==> flow/design.v <==
module alu (
  input [32-1:0] a, b, 
  input [6-1:0] s,
  output [32-1:0] y,
  output zero );
  assign y = s==6'b100000 ? a+b:
	  s==6'b100010 ? a-b:
	  s==6'b100100 ? a & b:
	  s==6'b100101 ? a | b:
	  s==6'b100110 ? a ^ b:
	  s==6'b100111 ? ~ (a | b):
	  b;
  assign zero = (y == 32'b0);
endmodule
module rfile (
 input clk,
 input [5-1:0] a1, a2, a3,
 output [32-1:0] rd1, rd2,
 input [32-1:0] wd3,
 input we3);
	reg [32-1:0] rf[0:32-1];
	assign rd1 = |a1 == 0 ? 0 : rf[a1];
	assign rd2 = |a2 == 0 ? 0 : rf[a2];
	always @(negedge clk) 
		if(we3) rf[a3] <= wd3;
endmodule
module mipse(
input clk, rst_n,
input [32-1:0] instr,
input [32-1:0] readdata,
output reg [32-1:0] pc,
output [32-1:0] aluout,
output [32-1:0] writedata,
output memwrite);
reg [32-1:0] pcplus4D ;
wire [32-1:0] pcplus4F ;
wire [32-1:0] pcbranchD ;
reg [32-1:0] instrD ;
wire stall;
wire btakenD;
assign pcplus4F = pc + 4;
always @(posedge clk or negedge rst_n)
begin 
   if(!rst_n) instrD <= 0;
   else if(!stall) instrD <= instr;
end
always @(posedge clk or negedge rst_n)
begin 
   if(!rst_n) pcplus4D <= 0;
   else if(!stall) pcplus4D <= pcplus4F;
end
always @(posedge clk or negedge rst_n)
begin 
   if(!rst_n) pc <= 0;
   else if(!stall & btakenD)
     pc <= pcbranchD;
   else if(!stall)
     pc <= pcplus4F;
end
wire [5-1:0] rsD, rdD, rtD, cadrW;
wire [6-1:0] opcodeD;
wire [5-1:0] shamtD;
wire [6-1:0] funcD;
wire sw_opD, addi_opD, lw_opD, alu_opD;
wire lui_opD, ori_opD, beq_opD, bne_opD, branchD;
wire grade_opD;
wire regwriteD, memtoregD;
wire [6-1:0] alucomD;
wire [16-1:0] immD;
reg [5-1:0] writeregW;
wire [32-1:0] rd1D, rd2D, rd1fD, rd2fD;
wire memwriteD;
wire slti_opD;
reg [5-1:0] rsE, rtE, rdE;
wire [32-1:0] signimmD;
reg [32-1:0] signimmE, rd1E, rd2E;
wire [32-1:0] resultW;
reg [6-1:0] alucomE;
reg regwriteE, memtoregE, alusrcE, regdstE;
reg memtoregM;
reg memwriteE;
reg regwriteW;
reg [5-1:0] writeregM;
reg regwriteM;
reg [32-1:0] aluoutM;
wire mult_opD;
reg mult_opE;
wire [32-1:0] multoutE;
reg grade_opE;
wire [2:0] gradeoutE;
reg slti_opE;
wire [5-1:0] writeregE;
wire lwstall, branchstall;
assign {opcodeD, rsD, rtD, rdD, shamtD, funcD} = instrD;
assign immD = instrD[16-1:0];
assign sw_opD = (opcodeD == 6'b101011);
assign lw_opD = (opcodeD == 6'b100011);
assign alu_opD = (opcodeD == 6'b000000) & (
		(funcD[5:3] == 3'b100)|(funcD == 6'b011000) );
assign mult_opD = (opcodeD == 6'b000000) & (funcD == 6'b011000);
assign addi_opD = (opcodeD == 6'b001000);
assign ori_opD = (opcodeD == 6'b001101);
assign lui_opD = (opcodeD == 6'b001111);
assign grade_opD = (opcodeD == 6'b101100);
assign slti_opD = (opcodeD == 6'b001010);
assign beq_opD = (opcodeD == 6'b000100);
assign bne_opD = (opcodeD == 6'b000101);
assign branchD = beq_opD | bne_opD;
assign memwriteD = sw_opD | grade_opD;
rfile rfile_1(.clk(clk), .rd1(rd1D), .a1(rsD), .rd2(rd2D), .a2(rtD),
    .wd3(resultW), .a3(writeregW), .we3(regwriteW));
assign alucomD = (addi_opD|lw_opD|sw_opD|grade_opD) ?
		6'b100000: ori_opD ? 6'b100101:
		(lui_opD) ? 6'b000001: (slti_opD) ? 6'b100010: funcD;
assign regwriteD = lw_opD | alu_opD | lui_opD | addi_opD | ori_opD | slti_opD ;
assign memtoregD = lw_opD ;
assign lwstall = ( (rsD == rtE) | (rtD == rtE) ) & memtoregE ;
assign branchstall = (branchD & regwriteE & (writeregE == rsD | writeregE == rtD)) |
				(branchD & memtoregM & (writeregM == rsD | writeregM == rtD)) ;
assign stall = lwstall | branchstall;
assign rd1fD = (rsD !=0) & (rsD == writeregM) & regwriteM  ? aluoutM: rd1D ;
assign rd2fD = (rtD !=0) & (rtD == writeregM) & regwriteM  ? aluoutM: rd2D ;
assign btakenD = beq_opD & (rd1fD == rd2fD) | bne_opD & (rd1fD != rd2fD);
assign signimmD = ori_opD ?  {16'b0,immD} :
				lui_opD ? {immD, 16'b0} :
				{{16{immD[15]}},immD} ;
assign pcbranchD = pcplus4D + {signimmD[29:0],2'b00};
always @(posedge clk) begin
  if(!stall) begin
	slti_opE <= slti_opD;
	grade_opE <= grade_opD;
	mult_opE <= mult_opD;
	rd1E <= rd1fD;
	rd2E <= rd2fD;
	signimmE <= signimmD;
	alucomE <= alucomD;
	alusrcE <= ~alu_opD;
	regdstE <= alu_opD;  end
end
always @(posedge clk or negedge rst_n) begin
	if(!rst_n) begin
		rsE <= 0;
		rtE <= 0;
		rdE <= 0;
		memtoregE <= 0;
		regwriteE <= 0;
		memwriteE <= 0; end
	else if(stall) begin
		rsE <= 0;
		rtE <= 0;
		rdE <= 0;
		memtoregE <= 0;
		regwriteE <= 0;
		memwriteE <= 0; end
	else begin
		rsE <= rsD;
		rtE <= rtD;
		rdE <= rdD;
		memtoregE <= memtoregD;
		regwriteE <= regwriteD;
		memwriteE <= memwriteD; end
end
wire [32-1:0] srcaE, writedataE, srcbE, aluoutE;
reg [32-1:0] writedataM;
reg memwriteM;
assign srcaE = regwriteM & rsE!=0 & writeregM == rsE  ? aluoutM :
				regwriteW & rsE!=0 & writeregW == rsE ? resultW : rd1E;
assign writedataE = regwriteM & rtE!=0 & writeregM == rtE ? aluoutM :
				regwriteW & rtE!=0 & writeregW == rtE ? resultW : rd2E;
assign srcbE = alusrcE ? signimmE : writedataE;
assign writeregE = regdstE ? rdE: rtE;
assign multoutE = srcaE * srcbE;
assign gradeoutE =
	(writedataE >= 85) ? 5:
	(writedataE < 85 && writedataE >= 60) ? 4:
	(writedataE < 60 && writedataE >= 40) ? 3:
	(writedataE < 40 && writedataE >= 10) ? 2:
	1;
alu alu_1(.a(srcaE), .b(srcbE), .s(alucomE), .y(aluoutE));
always @(posedge clk) begin
	if(slti_opE) aluoutM <= {31'b0,aluoutE[31]};
	else if(mult_opE) aluoutM <= multoutE;
	else aluoutM <= aluoutE;
		memtoregM <= memtoregE;
	if(grade_opE) writedataM <= {{(32-3){1'b0}}, gradeoutE};
	else writedataM <= writedataE;
		writeregM <= writeregE;
end
always @(posedge clk or negedge rst_n) begin
	if(!rst_n) begin
		regwriteM <= 0;
		memwriteM <= 0; end
	else begin
		regwriteM <= regwriteE;
		memwriteM <= memwriteE; end
end
reg [32-1:0] readdataW, aluoutW;
reg memtoregW;
assign aluout = aluoutM;
assign writedata = writedataM;
assign memwrite = memwriteM;
always @(posedge clk) begin
	readdataW <= readdata;
	aluoutW <= aluoutM;
	memtoregW <= memtoregM;
	writeregW <= writeregM;
end
always @(posedge clk or negedge rst_n) begin
	if(!rst_n) 
		regwriteW <= 0;
	else 
		regwriteW <= regwriteM;
end
assign resultW = memtoregW ? readdataW: aluoutW;
endmodule
Tool chain data of mipse
Tool output for the design above, in the order of the flow.
Lines are those of the file above, counted from 1.
{"block": "setup", "top_module": "mipse", "clk_port": "clk", "library": "sky130hd", "pvt_corner": "tt_025C_1v80"}

Word level
Counts by Yosys on the flattened word-level netlist (proc, flatten, opt, wreduce; memories kept). Register bits leave out memories and registers merged into their read ports (data or address). Print and check cells are left out.
Memory sizes are those after Yosys's memory passes, which may raise the word count (mostly to a power of two), join words into wider ones and drop unused or constant bits.
{"block": "classes", "mul": 1, "bitwise": 44, "cmp": 7, "n_mux": 40, "eq_ne": 32, "reduce_and_logical": 16, "addsub": 4}
{"block": "op_table", "cell": "multiplier 32 x 32 -> 32 bit", "count": 1}
{"block": "op_table", "cell": "2-to-1 mux 32 bit", "count": 20}
{"block": "op_table", "cell": "adder 32 bit", "count": 2}
{"block": "op_table", "cell": ">= comparator 32 x 6 -> 1 bit (second input constant)", "count": 2}
{"block": "op_table", "cell": "< comparator 32 x 6 -> 1 bit (second input constant)", "count": 2}
{"block": "op_table", "cell": "logical NOT 32 bit", "count": 2}
{"block": "op_table", "cell": "equality test 5 bit", "count": 12}
{"block": "op_table", "cell": "equality test 6 bit (second input constant)", "count": 9}
{"block": "op_table", "cell": "adder 32 x 3 -> 32 bit (second input constant)", "count": 1}
{"block": "op_table", "cell": "subtractor 32 bit", "count": 1}
{"block": "op_table", "cell": "equality test 32 bit", "count": 1}
{"block": "op_table", "cell": "inequality test 32 bit", "count": 1}
{"block": "op_table", "cell": "AND 32 bit", "count": 1}
{"block": "op_table", "cell": "OR 32 bit", "count": 1}
{"block": "op_table", "cell": "bitwise XOR 32 bit", "count": 1}
{"block": "op_table", "cell": ">= comparator 32 x 4 -> 1 bit (second input constant)", "count": 1}
{"block": "op_table", "cell": ">= comparator 32 x 7 -> 1 bit (second input constant)", "count": 1}
{"block": "op_table", "cell": "< comparator 32 x 7 -> 1 bit (second input constant)", "count": 1}
{"block": "op_table", "cell": "NOT 32 bit", "count": 1}
{"block": "op_table", "cell": "2-to-1 mux 31 bit", "count": 1}
{"block": "op_table", "cell": "2-to-1 mux 30 bit", "count": 1}
{"block": "op_table", "cell": "2-to-1 mux 5 bit", "count": 5}
{"block": "op_table", "cell": "equality test 6 x 4 -> 1 bit (second input constant)", "count": 4}
{"block": "op_table", "cell": "AND 1 bit", "count": 22}
{"block": "op_table", "cell": "nonzero test 5 bit", "count": 4}
{"block": "op_table", "cell": "OR 1 bit", "count": 17}
{"block": "op_table", "cell": "equality test 6 x 3 -> 1 bit (second input constant)", "count": 2}
{"block": "op_table", "cell": "2-to-1 mux 6 bit", "count": 2}
Other operator kinds: 14; their cells: 25.
{"block": "word_totals", "register_bits": 364, "output_inout_bits": 97, "in_bits": 66, "ram_bits": 1024, "memories": 1, "word_cells": 180}
{"block": "mem_list", "name": "rfile_1.rf", "size": 32, "width": 32, "read_ports": 2, "wr": 1, "line_no": 21, "rtl": "reg [32-1:0] rf[0:32-1];"}

Depth
Depth = most cells in a row (Yosys ltp): at word level without a register or memory, in the mapped netlist without a sequential cell, where the memories' decode and read muxes count.
{"block": "logic_depth", "depth_word": 16, "ABC_AREA": 0, "mapped_depth": 42, "mapped_depth_nobuf": 37}

Netlist
Source: synth_stat.txt of the flow (Yosys; design flattened, memories mapped). It holds for the ABC_AREA given above (unset counts as 0); a run with the other value may have another netlist.
Totals and module areas in this step are rounded.
{"block": "by_type", "type": "sky130_fd_sc_hd__edfxtp_1", "count": 1131, "area_total_um2": 3.4E+04}
{"block": "by_type", "type": "sky130_fd_sc_hd__mux4_2", "count": 640, "area_total_um2": 1.44E+04}
{"block": "by_type", "type": "sky130_fd_sc_hd__fa_1", "count": 411, "area_total_um2": 8.23E+03}
{"block": "by_type", "type": "sky130_fd_sc_hd__ha_1", "count": 248, "area_total_um2": 3.1E+03}
{"block": "by_type", "type": "sky130_fd_sc_hd__dfrtp_1", "count": 117, "area_total_um2": 2.93E+03}
{"block": "by_type", "type": "sky130_fd_sc_hd__dfxtp_1", "count": 140, "area_total_um2": 2.8E+03}
{"block": "by_type", "type": "sky130_fd_sc_hd__inv_1", "count": 571, "area_total_um2": 2.14E+03}
{"block": "by_type", "type": "sky130_fd_sc_hd__nor2_1", "count": 534, "area_total_um2": 2E+03}
{"block": "by_type", "type": "sky130_fd_sc_hd__nand2_1", "count": 461, "area_total_um2": 1730.41}
{"block": "by_type", "type": "sky130_fd_sc_hd__o21ai_0", "count": 270, "area_total_um2": 1.35E+03}
{"block": "by_type", "type": "sky130_fd_sc_hd__xnor2_1", "count": 141, "area_total_um2": 1.23E+03}
{"block": "by_type", "type": "sky130_fd_sc_hd__a21oi_1", "count": 215, "area_total_um2": 1.08E+03}
{"block": "by_type", "type": "sky130_fd_sc_hd__mux2_2", "count": 87, "area_total_um2": 979.69}
{"block": "by_type", "type": "sky130_fd_sc_hd__clkbuf_1", "count": 243, "area_total_um2": 912.125}
{"block": "by_type", "type": "sky130_fd_sc_hd__xor2_1", "count": 97, "area_total_um2": 849.565}
{"block": "by_type", "type": "sky130_fd_sc_hd__a22o_1", "count": 67, "area_total_um2": 586.813}
{"block": "by_type", "type": "sky130_fd_sc_hd__mux2i_1", "count": 55, "area_total_um2": 550.528}
{"block": "by_type", "type": "sky130_fd_sc_hd__a211oi_1", "count": 55, "area_total_um2": 412.896}
Other cell types: 75; their cells: 807.
{"block": "mapped", "buf_cells": 391, "cell_count": 6290, "sequential_area_mm2": 0.0397, "synth_area_mm2": 0.0846, "ff_cells": 1388}
The figures by module come from a second, unflattened synthesis with its own total; it is not the netlist above.
{"block": "hier_totals", "hier_cells": 6924, "area_unflattened_mm2": 0.0874}
Each row is one instance without its submodules.
{"block": "by_module", "module": "rfile", "cells": 2291, "area_mm2": 0.0471, "n_inst": 1, "mod_seq_area_mm2": 0.0307}
{"block": "by_module", "module": "mipse", "cells": 3725, "area_mm2": 0.0341, "n_inst": 1, "mod_seq_area_mm2": 0.00894}
{"block": "by_module", "module": "alu", "cells": 908, "area_mm2": 0.00615, "n_inst": 1, "mod_seq_area_mm2": 0}

==> runs of mipse <==
Measured results for mipse: 5 stored runs of the Yosys and OpenROAD flow on sky130hd. The settings differ; the order carries no meaning. The constraints put input and output delay at 20% of the set period each and load the outputs with 0.01 pF.
By "achieved_period_ns" is meant the clock period of the run minus its worst setup slack. This is arithmetic on one report: input and output delays are still those of the set period (20% each).
Measured values are rounded.

{"run": "job 1", "settings": { "CAP_MARGIN": 35, "CELL_PAD_IN_SITES_DETAIL_PLACEMENT": 2, "CORE_MARGIN": 5, "CORE_UTILIZATION": 41, "CTS_CLUSTER_SIZE": 24, "GPL_ROUTABILITY_DRIVEN": 0, "GPL_TIMING_DRIVEN": 0, "PLACE_DENSITY_LB_ADDON": 0.09, "TNS_END_PERCENT": 85, "period_ns": 11.3, "SLEW_MARGIN": 20 }, "results": { "utilization_pct": 50.5, "worst_hold_slack_ns": 0.358, "final_setup_ws_ns": -0.097, "die_mm2": 0.216, "achieved_period_ns": 11.397, "post_synth_area_mm2": 0.0846 }}
{"run": "job 2", "settings": { "ABC_AREA": 1, "CAP_MARGIN": 30, "CELL_PAD_IN_SITES_DETAIL_PLACEMENT": 2, "CELL_PAD_IN_SITES_GLOBAL_PLACEMENT": 2, "CORE_ASPECT_RATIO": 1.1, "CORE_MARGIN": 3, "CORE_UTILIZATION": 20, "CTS_CLUSTER_SIZE": 53, "GPL_ROUTABILITY_DRIVEN": 1, "GPL_TIMING_DRIVEN": 1, "HOLD_SLACK_MARGIN": 0.11, "MAX_ROUTING_LAYER": "met4", "MIN_ROUTING_LAYER": "met2", "PLACE_DENSITY_LB_ADDON": 0.02, "SETUP_SLACK_MARGIN": 1.0, "TNS_END_PERCENT": 95, "period_ns": 7.18, "SLEW_MARGIN": 20 }, "results": { "final_setup_ws_ns": -1.30, "utilization_pct": 27.5, "worst_hold_slack_ns": 0.364, "die_mm2": 0.453, "achieved_period_ns": 8.477, "post_synth_area_mm2": 0.089 }}
{"run": "job 3", "settings": { "ABC_AREA": 0, "CAP_MARGIN": 35, "CELL_PAD_IN_SITES_DETAIL_PLACEMENT": 0, "CORE_ASPECT_RATIO": 0.67, "CORE_MARGIN": 2, "CORE_UTILIZATION": 35, "CTS_CLUSTER_SIZE": 24, "GPL_ROUTABILITY_DRIVEN": 0, "GPL_TIMING_DRIVEN": 0, "HOLD_SLACK_MARGIN": 0.29, "PLACE_DENSITY_LB_ADDON": 0.09, "SETUP_SLACK_MARGIN": -0.16, "SLEW_MARGIN": 20, "TNS_END_PERCENT": 85, "period_ns": 11.3 }, "results": { "utilization_pct": 43.1, "achieved_period_ns": 11.268, "die_mm2": 0.246, "final_setup_ws_ns": 0.032, "post_synth_area_mm2": 0.0846, "worst_hold_slack_ns": 0.373 }}
{"run": "job 4", "settings": { "CAP_MARGIN": 5, "CELL_PAD_IN_SITES_DETAIL_PLACEMENT": 2, "CORE_UTILIZATION": 41, "TNS_END_PERCENT": 85, "period_ns": 11.3, "CORE_MARGIN": 2, "SLEW_MARGIN": 20 }, "results": { "final_setup_ws_ns": -2.12, "post_synth_area_mm2": 0.0846, "worst_hold_slack_ns": 0.380, "die_mm2": 0.21, "utilization_pct": 48.7 }}
{"run": "job 5", "settings": { "period_ns": 10.0, "CAP_MARGIN": 20, "CORE_MARGIN": 2, "CORE_UTILIZATION": 40, "SLEW_MARGIN": 20 }, "results": { "die_mm2": 0.215, "worst_hold_slack_ns": 0.354, "post_synth_area_mm2": 0.0846, "utilization_pct": 48.0, "final_setup_ws_ns": 0.207 }}
